==> flow/design.v <==
module UART_Tx
(
   input       i_Clock		,
   input       i_Reset		,	 
   input       i_TX_DV		,
   input [7:0] i_TX_Byte	,
   output reg  o_TX_Serial	,
   output      o_TX_Done
 );
  parameter CLKS_PER_BIT =       5;
  parameter IDLE         =  3'b000;
  parameter TX_START_BIT =  3'b001;
  parameter TX_DATA_BITS =  3'b010;
  parameter TX_STOP_BIT  =  3'b011;
  parameter CLEANUP      =  3'b100;
  reg [ 2:0] r_SM_Main     ;
  reg [12:0] r_Clock_Count ;
  reg [ 2:0] r_Bit_Index   ;
  reg [ 7:0] r_TX_Data     ;
  reg        r_TX_Done     ;
  reg        r_TX_Active   ;
  always @(posedge i_Clock)
  begin
    if (i_Reset)
    begin
      r_SM_Main     <= IDLE;
      r_Clock_Count <= 0;
      r_Bit_Index   <= 0;
      r_TX_Data     <= 0;
      r_TX_Done     <= 1'b0;
      r_TX_Active   <= 1'b0;
      o_TX_Serial   <= 1'b1;
    end
    else
    case (r_SM_Main)
      IDLE :
        begin
          o_TX_Serial   <= 1'b1;          
          r_TX_Done     <= 1'b0;
          r_Clock_Count <= 0;
          r_Bit_Index   <= 0;
          if (i_TX_DV)
          begin
            r_TX_Active <= 1'b1;
            r_TX_Data   <= i_TX_Byte;
            r_SM_Main   <= TX_START_BIT;
          end
          else
            r_SM_Main <= IDLE;
        end  
      TX_START_BIT :
        begin
          o_TX_Serial <= 1'b0;
          if (r_Clock_Count < CLKS_PER_BIT-1)
          begin
            r_Clock_Count <= r_Clock_Count + 1;
            r_SM_Main     <= TX_START_BIT;
          end
          else
          begin
            r_Clock_Count <= 0;
            r_SM_Main     <= TX_DATA_BITS;
          end
        end  
      TX_DATA_BITS :
        begin
          o_TX_Serial <= r_TX_Data[r_Bit_Index];
          if (r_Clock_Count < CLKS_PER_BIT-1)
          begin
            r_Clock_Count <= r_Clock_Count + 1;
            r_SM_Main     <= TX_DATA_BITS;
          end
          else
          begin
            r_Clock_Count <= 0;
            if (r_Bit_Index < 7)
            begin
              r_Bit_Index <= r_Bit_Index + 1;
              r_SM_Main   <= TX_DATA_BITS;
            end
            else
            begin
              r_Bit_Index <= 0;
              r_SM_Main   <= TX_STOP_BIT;
            end
          end
        end  
      TX_STOP_BIT :
        begin
          o_TX_Serial <= 1'b1;
          if (r_Clock_Count < CLKS_PER_BIT-1)
          begin
            r_Clock_Count <= r_Clock_Count + 1;
            r_SM_Main     <= TX_STOP_BIT;
          end
          else
          begin
            r_TX_Done     <= 1'b1;
            r_Clock_Count <= 0;
            r_SM_Main     <= CLEANUP;
            r_TX_Active   <= 1'b0;
          end
        end  
      CLEANUP :
        begin
          r_TX_Done <= 1'b1;
          r_SM_Main <= IDLE;
        end
      default :
        r_SM_Main <= IDLE;
    endcase
  end
  assign o_TX_Done   = r_TX_Done;
endmodule
module hcsr04
(
	input  					clk			,
	input  					rst			,	 
	input  					echoPin		,	 
	output reg 				trigPin		,	 
	output wire [11:0]	o_distance	, 	 
	output reg 				M_end				 
);
localparam [11:0] TRIG_LEN    = 12'd5;      
localparam [11:0] PERIOD      = 12'd3000;   
localparam [11:0] COUNTER_1CM = 12'd4;      
reg [11:0] 	counter			 ;  
reg [11:0]	echoHighCounter ;  
reg [11:0]  distance;
reg [11:0]  cnt_n;
reg [11:0]  dist_n;
reg         mend_n;
always@(posedge clk)
begin
	if (rst)
	begin
		counter         <= 0;
		echoHighCounter <= 0;
		distance        <= 0;
		M_end           <= 0;
		trigPin         <= 0;
	end
	else
	begin
		cnt_n  = counter + 1;
		dist_n = distance;
		mend_n = M_end;
		if(cnt_n <= TRIG_LEN)
			trigPin <= 1;
		else
			trigPin <= 0;
		if(echoPin)
			echoHighCounter <= echoHighCounter + 1;
		else
		begin
			if(echoHighCounter!=0)
			begin
				dist_n = echoHighCounter;
				echoHighCounter <= 0;
				if(dist_n >= 5*COUNTER_1CM && dist_n <= 180*COUNTER_1CM) mend_n = 1;
				else mend_n = 0;
			end
		end
		if(cnt_n == PERIOD)
		begin
			cnt_n  = 0;
			mend_n = 0;
		end
		counter  <= cnt_n;
		distance <= dist_n;
		M_end    <= mend_n;
	end
end
assign o_distance = distance;
endmodule
module PWM_generator
(
	input 					clk	,
	input 					rst	,	 
	input  		[27:0] 	duty	,	 
	output reg 	[ 3:0] 	IN			 
);
reg [12:0] counter;
reg [12:0] cnt_n;
always@(posedge clk)
begin
	if (rst)
	begin
		counter <= 0;
		IN      <= 4'b0000;
	end
	else
	begin
		cnt_n = counter + 1;
		if(cnt_n <= 62*duty[6:0])
			IN[0] <= 1;
		else
			IN[0] <= 0;
		if(cnt_n <= 62*duty[13:7])
			IN[1] <= 1;
		else
			IN[1] <= 0;
		if(cnt_n <= 62*duty[20:14])
			IN[2] <= 1;
		else
			IN[2] <= 0;
		if(cnt_n <= 62*duty[27:21])
			IN[3] <= 1;
		else
			IN[3] <= 0;
		if(cnt_n == 6200)
			counter <= 0;
		else
			counter <= cnt_n;
	end
end
endmodule
module algoritamKretanja
(
	input 				clk,
	input 				rst,		 
	input 		 [11:0] USR,		 
	input 		 [11:0]	USL,		 
	input 		 [11:0]	USM,		 
	input 				endR,		 
	input 				endL,		 
	input 				endM,		 
	output 	reg			TxEnable,	 
	output 	reg [ 7:0] 	TxData,		 
	output 	reg [27:0]	duty,		 
	output 	reg led,
	output 	reg buzzer
);
localparam [16:0] IDLE_WAIT     = 17'd50000;    
localparam [16:0] SENDINIT_WAIT = 17'd105;      
localparam [ 6:0] SENDINIT_MSG2 = 7'd100;       
localparam [ 6:0] SENDINIT_END  = 7'd101;
localparam [16:0] WAIT_LEFT     = 17'd3001;     
localparam [11:0] SEND_PERIOD   = 12'd3000;     
localparam [16:0] straight      = 17'd70500;    
localparam [16:0] turningTime   = 17'd55000;    
localparam [16:0] pause         = 17'd50000;    
localparam [16:0] turnTime      = 17'd80000;    
localparam [16:0] END_BLINK     = 17'd25000;    
localparam [ 5:0] numberOfMeasures = 6'd32;     
localparam        SHIFT         = 2;            
reg [16:0] 	statesCounter 	 ;	 
reg [11:0] 	counterSending 	 ;	 
reg [ 6:0] 	countSendingINIT ;	 
reg [16:0]  countSendingTurns;	 
reg [ 7:0] distanceL ;
reg [ 7:0] distanceD ;
reg [ 7:0] distanceS ;
reg [ 7:0]  initS	 ;		 
reg 		initEnd	 ;		 
reg [ 5:0]  NMeasures;		 
reg [13:0]	sum		 ;		 
reg [ 2:0] 	STATE;
parameter IDLE 				= 3'b000;
parameter INIT 				= 3'b001;
parameter sendingINIT 		= 3'b010;
parameter STRAIGHT 			= 3'b011;
parameter turningRIGHT 		= 3'b100;
parameter turningLEFT		= 3'b101;
parameter TURN 				= 3'b110;
parameter END 				= 3'b111;
parameter initialization 	= 3'd1;
parameter turnedRight 		= 3'd2;
parameter turnedLeft 		= 3'd3;
parameter turned 			= 3'd4;
reg [7:0] turns;	 
reg [7:0] turning;	 
reg [2:0] index;	 
wire rightBigger;
wire leftBigger;
wire centralSmaller9;
wire centralBigger43;
assign rightBigger = distanceD > 21;
assign leftBigger = distanceL > 21;
assign centralBigger43 = distanceS > 43;
assign centralSmaller9 = distanceS <= 9;
reg endR_q, endL_q, endM_q;
reg [ 5:0] nm_n;
reg [ 7:0] ds_n;
reg [13:0] sum_n;
always@(posedge clk)
begin
	if (rst)
	begin
		endR_q    <= 0;
		endL_q    <= 0;
		endM_q    <= 0;
		distanceD <= 0;
		distanceL <= 0;
		distanceS <= 0;
		NMeasures <= 0;
		sum       <= 0;
		initS     <= 0;
		initEnd   <= 0;
	end
	else
	begin
		endR_q <= endR;
		endL_q <= endL;
		endM_q <= endM;
		if (endR && !endR_q)
			distanceD <= USR >> SHIFT;
		if (endL && !endL_q)
			distanceL <= USL >> SHIFT;
		if (endM && !endM_q)
		begin
			if(STATE == INIT)
			begin
				nm_n  = NMeasures + 1;
				ds_n  = USM >> SHIFT;
				sum_n = sum + ds_n;
				NMeasures <= nm_n;
				distanceS <= ds_n;
				sum       <= sum_n;
				if(nm_n == numberOfMeasures)
				begin
					initS   <= sum_n >> 5;	 
					initEnd <= 1;
				end
			end
			else
			begin
				sum       <= 0;
				NMeasures <= 0;
				distanceS <= USM >> SHIFT;
				initEnd   <= 0;
			end
		end
	end
end
reg [16:0] sc_n;
reg [ 2:0] idx_n;
reg [ 7:0] turns_n;
reg [ 7:0] turning_n;
always@(posedge clk)
begin
	if (rst)
	begin
		STATE         <= IDLE;
		duty          <= 28'd0;
		statesCounter <= 0;
		index         <= 0;
		turns         <= 0;
		turning       <= 0;
		led           <= 0;
		buzzer        <= 0;
	end
	else
	begin
		sc_n      = statesCounter;
		idx_n     = index;
		turns_n   = turns;
		turning_n = turning;
		case(STATE)
			IDLE:
			begin
				sc_n = statesCounter + 1;
				duty <= {7'd0, 7'd0, 7'd0, 7'd0};
				if(sc_n == IDLE_WAIT)
				begin
					STATE <= INIT;
					sc_n  = 0;
				end
			end
			INIT:
			begin
				duty <= {7'd0, 7'd0, 7'd0, 7'd0};
				if(initEnd) STATE <= sendingINIT;
			end
			sendingINIT:
			begin
				duty <= {7'd0, 7'd0, 7'd0, 7'd0};
				sc_n = statesCounter + 1;
				if(statesCounter == SENDINIT_WAIT)
				begin
					STATE <= STRAIGHT;
					sc_n  = 0;
				end
			end
			STRAIGHT:
			begin
				if(turning[index]==0)
				begin
					if(!leftBigger && !rightBigger && !centralSmaller9) followLeft;
					else if(leftBigger && centralBigger43 && distanceD > 11 && !rightBigger) STATE <= END;
					else if(leftBigger || rightBigger)
					begin
						if(centralBigger43)		 
						begin
							idx_n = index + 1;
							turning_n[idx_n] = 0;
							turns_n[idx_n] = leftBigger ? 1'b0 : 1'b1;
						end
						STATE <= leftBigger ? turningLEFT : turningRIGHT;
					end
					else if(!leftBigger && !rightBigger && centralSmaller9)
						STATE <= TURN;
				end
				else	 
				begin
					case({rightBigger, leftBigger, centralBigger43})
						3'b110:
						begin
							idx_n = index - 1;
							if(turns[index] == 1)
								STATE <= turningRIGHT;
							else
								STATE <= turningLEFT;
						end
						3'b100: STATE <= turningRIGHT;
						3'b010:
						begin
							sc_n = statesCounter + 1;
							if(sc_n == WAIT_LEFT)
							begin
								STATE <= turningLEFT;
								sc_n  = 0;
							end
						end
						3'b000:
						begin
							if(centralSmaller9) STATE <= TURN;
						end
						3'b101, 3'b001: followLeft;
						3'b011: followRight;
						default: ;
					endcase
				end
			end
			turningLEFT:
			begin
				sc_n = statesCounter + 1;
				if(statesCounter <= straight)
					duty <= {7'd60, 7'd60, 7'd0, 7'd0};
				else if(statesCounter > straight && statesCounter < straight + turningTime)
					duty <= {7'd80, 7'd0, 7'd0, 7'd0};
				else if (statesCounter == straight + turningTime)
				begin
					sc_n  = 0;
					STATE <= IDLE;
					duty  <= {7'd0, 7'd0, 7'd0, 7'd0};
				end
			end
			turningRIGHT:
			begin
				sc_n = statesCounter + 1;
				if(statesCounter <= straight)
					duty <= {7'd60, 7'd60, 7'd0, 7'd0};
				else if(statesCounter > straight && statesCounter < straight + turningTime)
					duty <= {7'd0, 7'd80, 7'd0, 7'd0};
				else if (statesCounter == straight + turningTime)
				begin
					sc_n  = 0;
					STATE <= IDLE;
					duty  <= {7'd0, 7'd0, 7'd0, 7'd0};
				end
			end
			TURN:
			begin
				sc_n = statesCounter + 1;
				if(statesCounter <= pause)
					duty <= {7'd0, 7'd0, 7'd0, 7'd0};
				else if(statesCounter > pause && statesCounter < pause + turnTime)
					duty <= {7'd0, 7'd65, 7'd75, 7'd0};
				else if (statesCounter == pause + turnTime)
				begin
					sc_n  = 0;
					STATE <= IDLE;
					turning_n[index] = 1;
				end
			end
			END:
			begin
				duty <= {7'd0, 7'd0, 7'd0, 7'd0};
				sc_n = statesCounter + 1;
				if(statesCounter == END_BLINK)
				begin
					led    <= !led;
					buzzer <= !buzzer;
					sc_n   = 0;
				end
			end
			default:
				STATE <= IDLE;
		endcase
		statesCounter <= sc_n;
		index         <= idx_n;
		turns         <= turns_n;
		turning       <= turning_n;
	end
end
task followLeft;
	begin
		if(distanceL == 11)	  duty <= {7'd55, 7'd55, 7'd0, 7'd0};
		if(distanceL < 11) 	  duty <= {7'd55, 7'd65, 7'd0, 7'd0};
		else if(distanceL > 11) duty <= {7'd65, 7'd55, 7'd0, 7'd0};
	end
endtask
task followRight;
	begin
		if(distanceD == 11)	  duty <= {7'd55, 7'd55, 7'd0, 7'd0};
		if(distanceD < 11) 	  duty <= {7'd65, 7'd55, 7'd0, 7'd0};
		else if(distanceD > 11) duty <= {7'd55, 7'd65, 7'd0, 7'd0};
	end
endtask
reg [ 6:0] csi_n;
reg [16:0] cst_n;
always@(posedge clk)
begin
	if (rst)
	begin
		TxEnable          <= 0;
		TxData            <= 0;
		counterSending    <= 0;
		countSendingINIT  <= 0;
		countSendingTurns <= 0;
	end
	else
	case(STATE)
		sendingINIT:
		begin
			csi_n = countSendingINIT + 1;
			countSendingINIT <= csi_n;
			if(csi_n == 1)
			begin
				TxData 	<= initialization;
				TxEnable <= 1;
			end
			else if(csi_n == SENDINIT_MSG2)
			begin
				TxData 	<= initS;
				TxEnable <= 1;
			end
			else if(csi_n == SENDINIT_END)
			begin
				TxEnable 		 <= 0;
				counterSending	 <= 0;
			end
			else TxEnable <= 0;
		end
		STRAIGHT:
		begin
			countSendingTurns <= 0;
			if(counterSending == SEND_PERIOD)
			begin
				TxData 			 <= distanceS;
				TxEnable 		 <= 1;
				counterSending	 <= 0;
				countSendingINIT <= 0;
			end
			else
			begin
				counterSending <= counterSending + 1;
				TxEnable <= 0;
			end
		end
		turningLEFT, turningRIGHT:
		begin
			cst_n = countSendingTurns + 1;
			countSendingTurns <= cst_n;
			if(cst_n <= straight)	 
			begin
				if(counterSending == SEND_PERIOD)
				begin
					TxData 			<= distanceS;
					TxEnable 		<= 1;
					counterSending	<= 0;
				end
				else
				begin
					counterSending <= counterSending + 1;
					TxEnable <= 0;
				end
			end
			else
			begin
				if(TxData != ((STATE == turningLEFT) ? turnedLeft : turnedRight))	 
				begin
					TxData 	<= (STATE == turningLEFT) ? turnedLeft : turnedRight;
					TxEnable <= 1;
				end
				else TxEnable <= 0;
			end
		end
		TURN:
		begin
			if(TxData != turned)
			begin
				TxData 	<= turned;
				TxEnable <= 1;
			end
			else TxEnable <= 0;
		end
		default: ;
	endcase
end
endmodule
module labyrinth_car
(
	input  		 clk	,
	input  		 rst	,	 
	input  		 echoR,
	input  		 echoL,
	input  		 echoM,
	output 		 trigR,	 
	output 		 trigL,
	output 		 trigM,
	output 		 Tx	,
	output [3:0] motors_PWM,
	output 		 led,
	output 		 buzzer
);
wire [ 7:0] dataTransmit;
wire 			TxEnable 	;
wire [11:0] distanceR	;
wire [11:0] distanceL	;
wire [11:0] distanceM	;
wire 			endR 			;
wire 			endL			;
wire 			endM			;
wire [27:0]	duty			;
UART_Tx UART_Transmitter(
	.i_Clock(clk)        	,
	.i_Reset(rst)        	,
	.i_TX_DV(TxEnable)     	,
	.i_TX_Byte(dataTransmit),
	.o_TX_Serial(Tx) 		,
	.o_TX_Done()
);
algoritamKretanja AK
(
	.clk(clk)		,
	.rst(rst)		,
	.USR(distanceR),
	.USL(distanceL),
	.USM(distanceM),
	.endR(endR)		,
	.endL(endL)		,
	.endM(endM)		,
	.TxEnable(TxEnable)	,
	.TxData(dataTransmit),
	.duty(duty),
	.led(led),
	.buzzer(buzzer)
);
hcsr04 UltrasonicR
(
	.clk(clk)		,
	.rst(rst)		,
	.echoPin(echoR),
	.trigPin(trigR),
	.o_distance(distanceR),
	.M_end(endR)
);
hcsr04 UltrasonicL
(
	.clk(clk)		,
	.rst(rst)		,
	.echoPin(echoL),
	.trigPin(trigL),
	.o_distance(distanceL),
	.M_end(endL)
);
hcsr04 UltrasonicM
(
	.clk(clk)		,
	.rst(rst)		,
	.echoPin(echoM),
	.trigPin(trigM),
	.o_distance(distanceM),
	.M_end(endM)
);
PWM_generator PWM
(
	.clk(clk)	,
	.rst(rst)	,
	.duty(duty)	,
	.IN(motors_PWM)
);
endmodule
# == Reports on labyrinth_car ==
# Tool output for the design above, in the order of the flow.
# Lines are those of the file above, counted from 1.
# Not given: --
# setup
top_module,labyrinth_car
clock_port,clk
library,sky130hd
pvt_corner,tt_025C_1v80

# == Word level ==
# Source: Yosys, flattened and elaborated, memories not mapped. Widths are those after wreduce. Registers that Yosys merges into a memory's read port (data or address) are not register bits. Print and check cells do not count.
# word_totals
reg_bits,323
input_bits,5
output_inout_bits,10
wordCells,396
# classes
addsub,19
multipliers,4
compare,30
n_eq,74
shifts,8
n_mux,129
n_logic,15
reduce_logical,69
# ops
cell,n
28-bit two-way mux,15
5-bit by 7-bit multiplier with 12-bit output with constant A,4
17-bit two-way mux,12
8-bit two-way mux,20
28-bit parallel mux with 5-bit select,1
12-bit two-way mux,11
13-bit by 32-bit less-or-equal comparator with 1-bit output,4
17-bit parallel mux with 6-bit select,1
12-bit by 1-bit adder with 12-bit output with constant B,7
3-bit two-way mux,27
28-bit parallel mux with 2-bit select,1
12-bit == test with constant B,4
12-bit by 10-bit less-or-equal comparator with 1-bit output with constant B,3
12-bit by 3-bit less-or-equal comparator with 1-bit output with constant B,3
12-bit by 5-bit >= comparator with 1-bit output with constant B,3
12-bit nonzero test,3
12-bit parallel mux with 3-bit select,1
17-bit by 1-bit adder with 17-bit output with constant B,2
17-bit less-or-equal comparator with constant B,2
17-bit less-than comparator with constant B,2
17-bit == test with constant B,2
17-bit parallel mux with 2-bit select,1
1-bit by 4-bit variable shift with 8-bit output with constant A,4
8-bit parallel mux with 4-bit select,1
13-bit by 1-bit adder with 13-bit output with constant B,2
13-bit parallel mux with 2-bit select,1
2-bit by 1-bit != test with 1-bit output with constant B,12
2-bit != test with constant B,12
# Not listed: further kinds 77, cells in them 187.

# == Depth ==
# Longest topological path by Yosys (ltp), each cell counted once; first at word level (registers and memories cut), then after technology mapping (sequential cells cut; the memories' decode and read muxes count).
# depth
depth_word,12
ABC_AREA,1
mapped_depth,24

# == Mapped cells and area ==
# Source: synth_stat.txt of the flow (Yosys; design flattened, memories mapped). It holds for the ABC_AREA given above (unset counts as 0); a run with the other value may have another netlist.
# types
type,n,type_area_um2
sky130_fd_sc_hd__dfxtp_1,323,6.47E+03
sky130_fd_sc_hd__ha_1,166,2.08E+03
sky130_fd_sc_hd__nand2_1,512,1.92E+03
sky130_fd_sc_hd__inv_1,374,1.4E+03
sky130_fd_sc_hd__nor2_1,337,1.26E+03
sky130_fd_sc_hd__a21oi_1,238,1.19E+03
sky130_fd_sc_hd__fa_1,57,1.14E+03
sky130_fd_sc_hd__o21ai_0,173,865.83
sky130_fd_sc_hd__nand3_1,137,685.658
sky130_fd_sc_hd__xor2_1,73,639.363
sky130_fd_sc_hd__nor3_1,84,420.403
sky130_fd_sc_hd__nand4_1,66,412.896
sky130_fd_sc_hd__xnor2_1,32,280.269
sky130_fd_sc_hd__clkbuf_1,50,187.68
sky130_fd_sc_hd__nor4_1,21,131.376
sky130_fd_sc_hd__a211oi_1,16,120.115
sky130_fd_sc_hd__a31oi_1,15,93.84
sky130_fd_sc_hd__o21ai_1,18,90.086
# Other cell types: 43; their cells: 167.
# mapped
stdcells,2859
synth_area_um2,20603.5
seqArea_um2,6466.2
ff_cells,323
n_buf,75

# == Worst setup path after synthesis ==
# Path of least setup slack by OpenSTA after synthesis, without wires, with an ideal clock, recovery checks aside; 20% of the period is set as input and as output delay. Where synthesis merged equal registers, the netlist keeps one of their names.
# synth_timing
kind,reg-to-reg
startpoint,register AK.duty[11]
endpoint,register PWM.IN[1]
clock_period_ps,10000
setup_ps,70
t_first_pin_ps,0
t_arrival_ps,4384
t_required_ps,9930
setup_slack_ps,5546
delay_ps,4454
driving_pins,23
period_less_setup_slack_ps,4454
# "delay_ps" = arrival - input delay + setup time.
# "driving_pins" counts driving pins, that of a launching flip-flop among them; a cell with two outputs on the path counts twice.
# "period_less_setup_slack_ps" = period - worst setup slack (recovery checks aside). The figure is calculated, with input and output delays left at 20% of the set period.
# The rows between start and end are the longest chain of elaborated cells between them; the timing report does not say that the signal goes this way. Where chains are equally long, one stands for them.
# Each line given opens the expression or statement behind the cell; cells for indexed reads and writes are added by Yosys, which also makes memories of some case tables.
# At most two assigning lines are given for a register; there are more.
# synth_via
path_cell_list,sky130_fd_sc_hd__dfxtp_1 sky130_fd_sc_hd__inv_1 sky130_fd_sc_hd__fa_1 sky130_fd_sc_hd__inv_1 sky130_fd_sc_hd__fa_1 sky130_fd_sc_hd__inv_1 sky130_fd_sc_hd__fa_1 sky130_fd_sc_hd__inv_1 sky130_fd_sc_hd__ha_1 sky130_fd_sc_hd__a21oi_1 sky130_fd_sc_hd__nand2_1 sky130_fd_sc_hd__a21oi_1 sky130_fd_sc_hd__nor2_1 sky130_fd_sc_hd__o21ai_0 sky130_fd_sc_hd__nand2_1 sky130_fd_sc_hd__nand2_1 sky130_fd_sc_hd__nand2_1 sky130_fd_sc_hd__a21oi_1 sky130_fd_sc_hd__xor2_1 sky130_fd_sc_hd__ha_1 sky130_fd_sc_hd__nand4_1 sky130_fd_sc_hd__or4_1 sky130_fd_sc_hd__a21oi_1
elab_chain_len,3
cells_between,3
cone_lines,1
# synth_rtl
item,line,rtl
start: declaration,230,"output reg [27:0] duty,"
start: assignment,363,"duty <= {7'd0, 7'd0, 7'd0, 7'd0};"
start: assignment,372,"duty <= {7'd0, 7'd0, 7'd0, 7'd0};"
5-bit by 7-bit multiplier with 12-bit output,199,if(cnt_n <= 62*duty[13:7])
13-bit by 32-bit less-or-equal comparator with 1-bit output,199,
1-bit two-way mux,199,
end: assignment,200,IN[1] <= 1;
end: assignment,202,IN[1] <= 0;
end: declaration,181,output reg [ 3:0] IN

# == Path in the finished layout ==
# Path of least setup slack in the final report of record 2 (OpenROAD, finished layout, wires in). Where an end is a register, its clock arrival counts in the times.
# The report prints the path's times to 10 ps; the period is as set.
# layout_timing
kind,reg-to-reg
startpoint,register AK.duty[11]
endpoint,register PWM.IN[1]
clock_period_ps,8310
setup_ps,70
t_first_pin_ps,540
t_arrival_ps,5270
t_required_ps,8780
setup_slack_ps,3510
driving_pins,23
# The rows between start and end are the longest chain of elaborated cells between them; the timing report does not say that the signal goes this way. Where chains are equally long, one stands for them.
# At most two assigning lines are given for a register; there are more.
# layout_via
path_cell_list,sky130_fd_sc_hd__dfxtp_1 sky130_fd_sc_hd__inv_1 sky130_fd_sc_hd__fa_1 sky130_fd_sc_hd__inv_1 sky130_fd_sc_hd__fa_1 sky130_fd_sc_hd__inv_1 sky130_fd_sc_hd__fa_1 sky130_fd_sc_hd__inv_1 sky130_fd_sc_hd__ha_1 sky130_fd_sc_hd__a21oi_1 sky130_fd_sc_hd__nand2_1 sky130_fd_sc_hd__a21oi_1 sky130_fd_sc_hd__nor2_1 sky130_fd_sc_hd__o21ai_0 sky130_fd_sc_hd__nand2_1 sky130_fd_sc_hd__nand2_1 sky130_fd_sc_hd__nand2_1 sky130_fd_sc_hd__a21oi_1 sky130_fd_sc_hd__xor2_1 sky130_fd_sc_hd__ha_1 sky130_fd_sc_hd__nand4_1 sky130_fd_sc_hd__or4_1 sky130_fd_sc_hd__a21oi_1
elab_chain_len,3
cells_between,3
cone_lines,1
# layout_rtl
item,line,rtl
start: declaration,230,"output reg [27:0] duty,"
start: assignment,363,"duty <= {7'd0, 7'd0, 7'd0, 7'd0};"
start: assignment,372,"duty <= {7'd0, 7'd0, 7'd0, 7'd0};"
5-bit by 7-bit multiplier with 12-bit output,199,if(cnt_n <= 62*duty[13:7])
13-bit by 32-bit less-or-equal comparator with 1-bit output,199,
1-bit two-way mux,199,
end: assignment,200,IN[1] <= 1;
end: assignment,202,IN[1] <= 0;
end: declaration,181,output reg [ 3:0] IN

# Settings and measured results of 3 stored flow runs for module labyrinth_car (sky130hd), not sorted in any way. The constraints put input and output delay at 20% of the set period each and load the outputs with 0.01 pF.
# "period_less_ws_ps" = clock period - worst setup slack. The figure is calculated, with input and output delays left at 20% of the set period.
# "timing.worst_path_ps" is the time allowed to the run's worst setup path (the clock period less input and output delay, where it has them) less its slack. Clock arrival times count: a late capture clock shortens it, a late launch clock lengthens it.
# By "power.total_w" is meant OpenSTA's value without simulated activity: inputs other than the clock are taken to toggle once in ten clock periods, and the tool carries that through the logic.
# "timing.worst_path_ps" is known to 10 ps.
# Among the settings, - means not set for that run.
# Results: - = not shown.
item,record 1,record 2,record 3
ABC_AREA,1,1,1
CAP_MARGIN,35,20,35
CELL_PAD_IN_SITES_DETAIL_PLACEMENT,2,-,2
CELL_PAD_IN_SITES_GLOBAL_PLACEMENT,2,1,2
CORE_ASPECT_RATIO,0.6,0.64,1.63
CORE_MARGIN,7,2,7
CORE_UTILIZATION,50,50,50
GPL_ROUTABILITY_DRIVEN,1,-,1
GPL_TIMING_DRIVEN,1,-,0
PLACE_DENSITY_LB_ADDON,0.25,0.21,0.25
SLEW_MARGIN,25,35,20
period_ns,10.0,8.31,10.0
CTS_CLUSTER_SIZE,-,73,-
MIN_ROUTING_LAYER,-,met1,-
SETUP_SLACK_MARGIN,-,-0.36,-
power.total_w,-,0.003365,-
timing.worst_path_ps,-,4800,-
worst_path_kind,-,reg-to-reg,-
yosys.chip_area_um2,-,20603.5,-
holdWs_ps,-,429,-
period_less_ws_ps,-,4801,-
post_route_stdcell_area_um2,-,22348.9,-
post_route_util_pct,-,55.0,-
worstSetupSlack_ps,-,3509,-
design_die_area_um2,-,42887.5,-
timing.setup.tns_ps,-,0,-
# Record 1: not finished: placement ended with error FLW-0024
# Record 3: not finished: placement ended with error FLW-0024
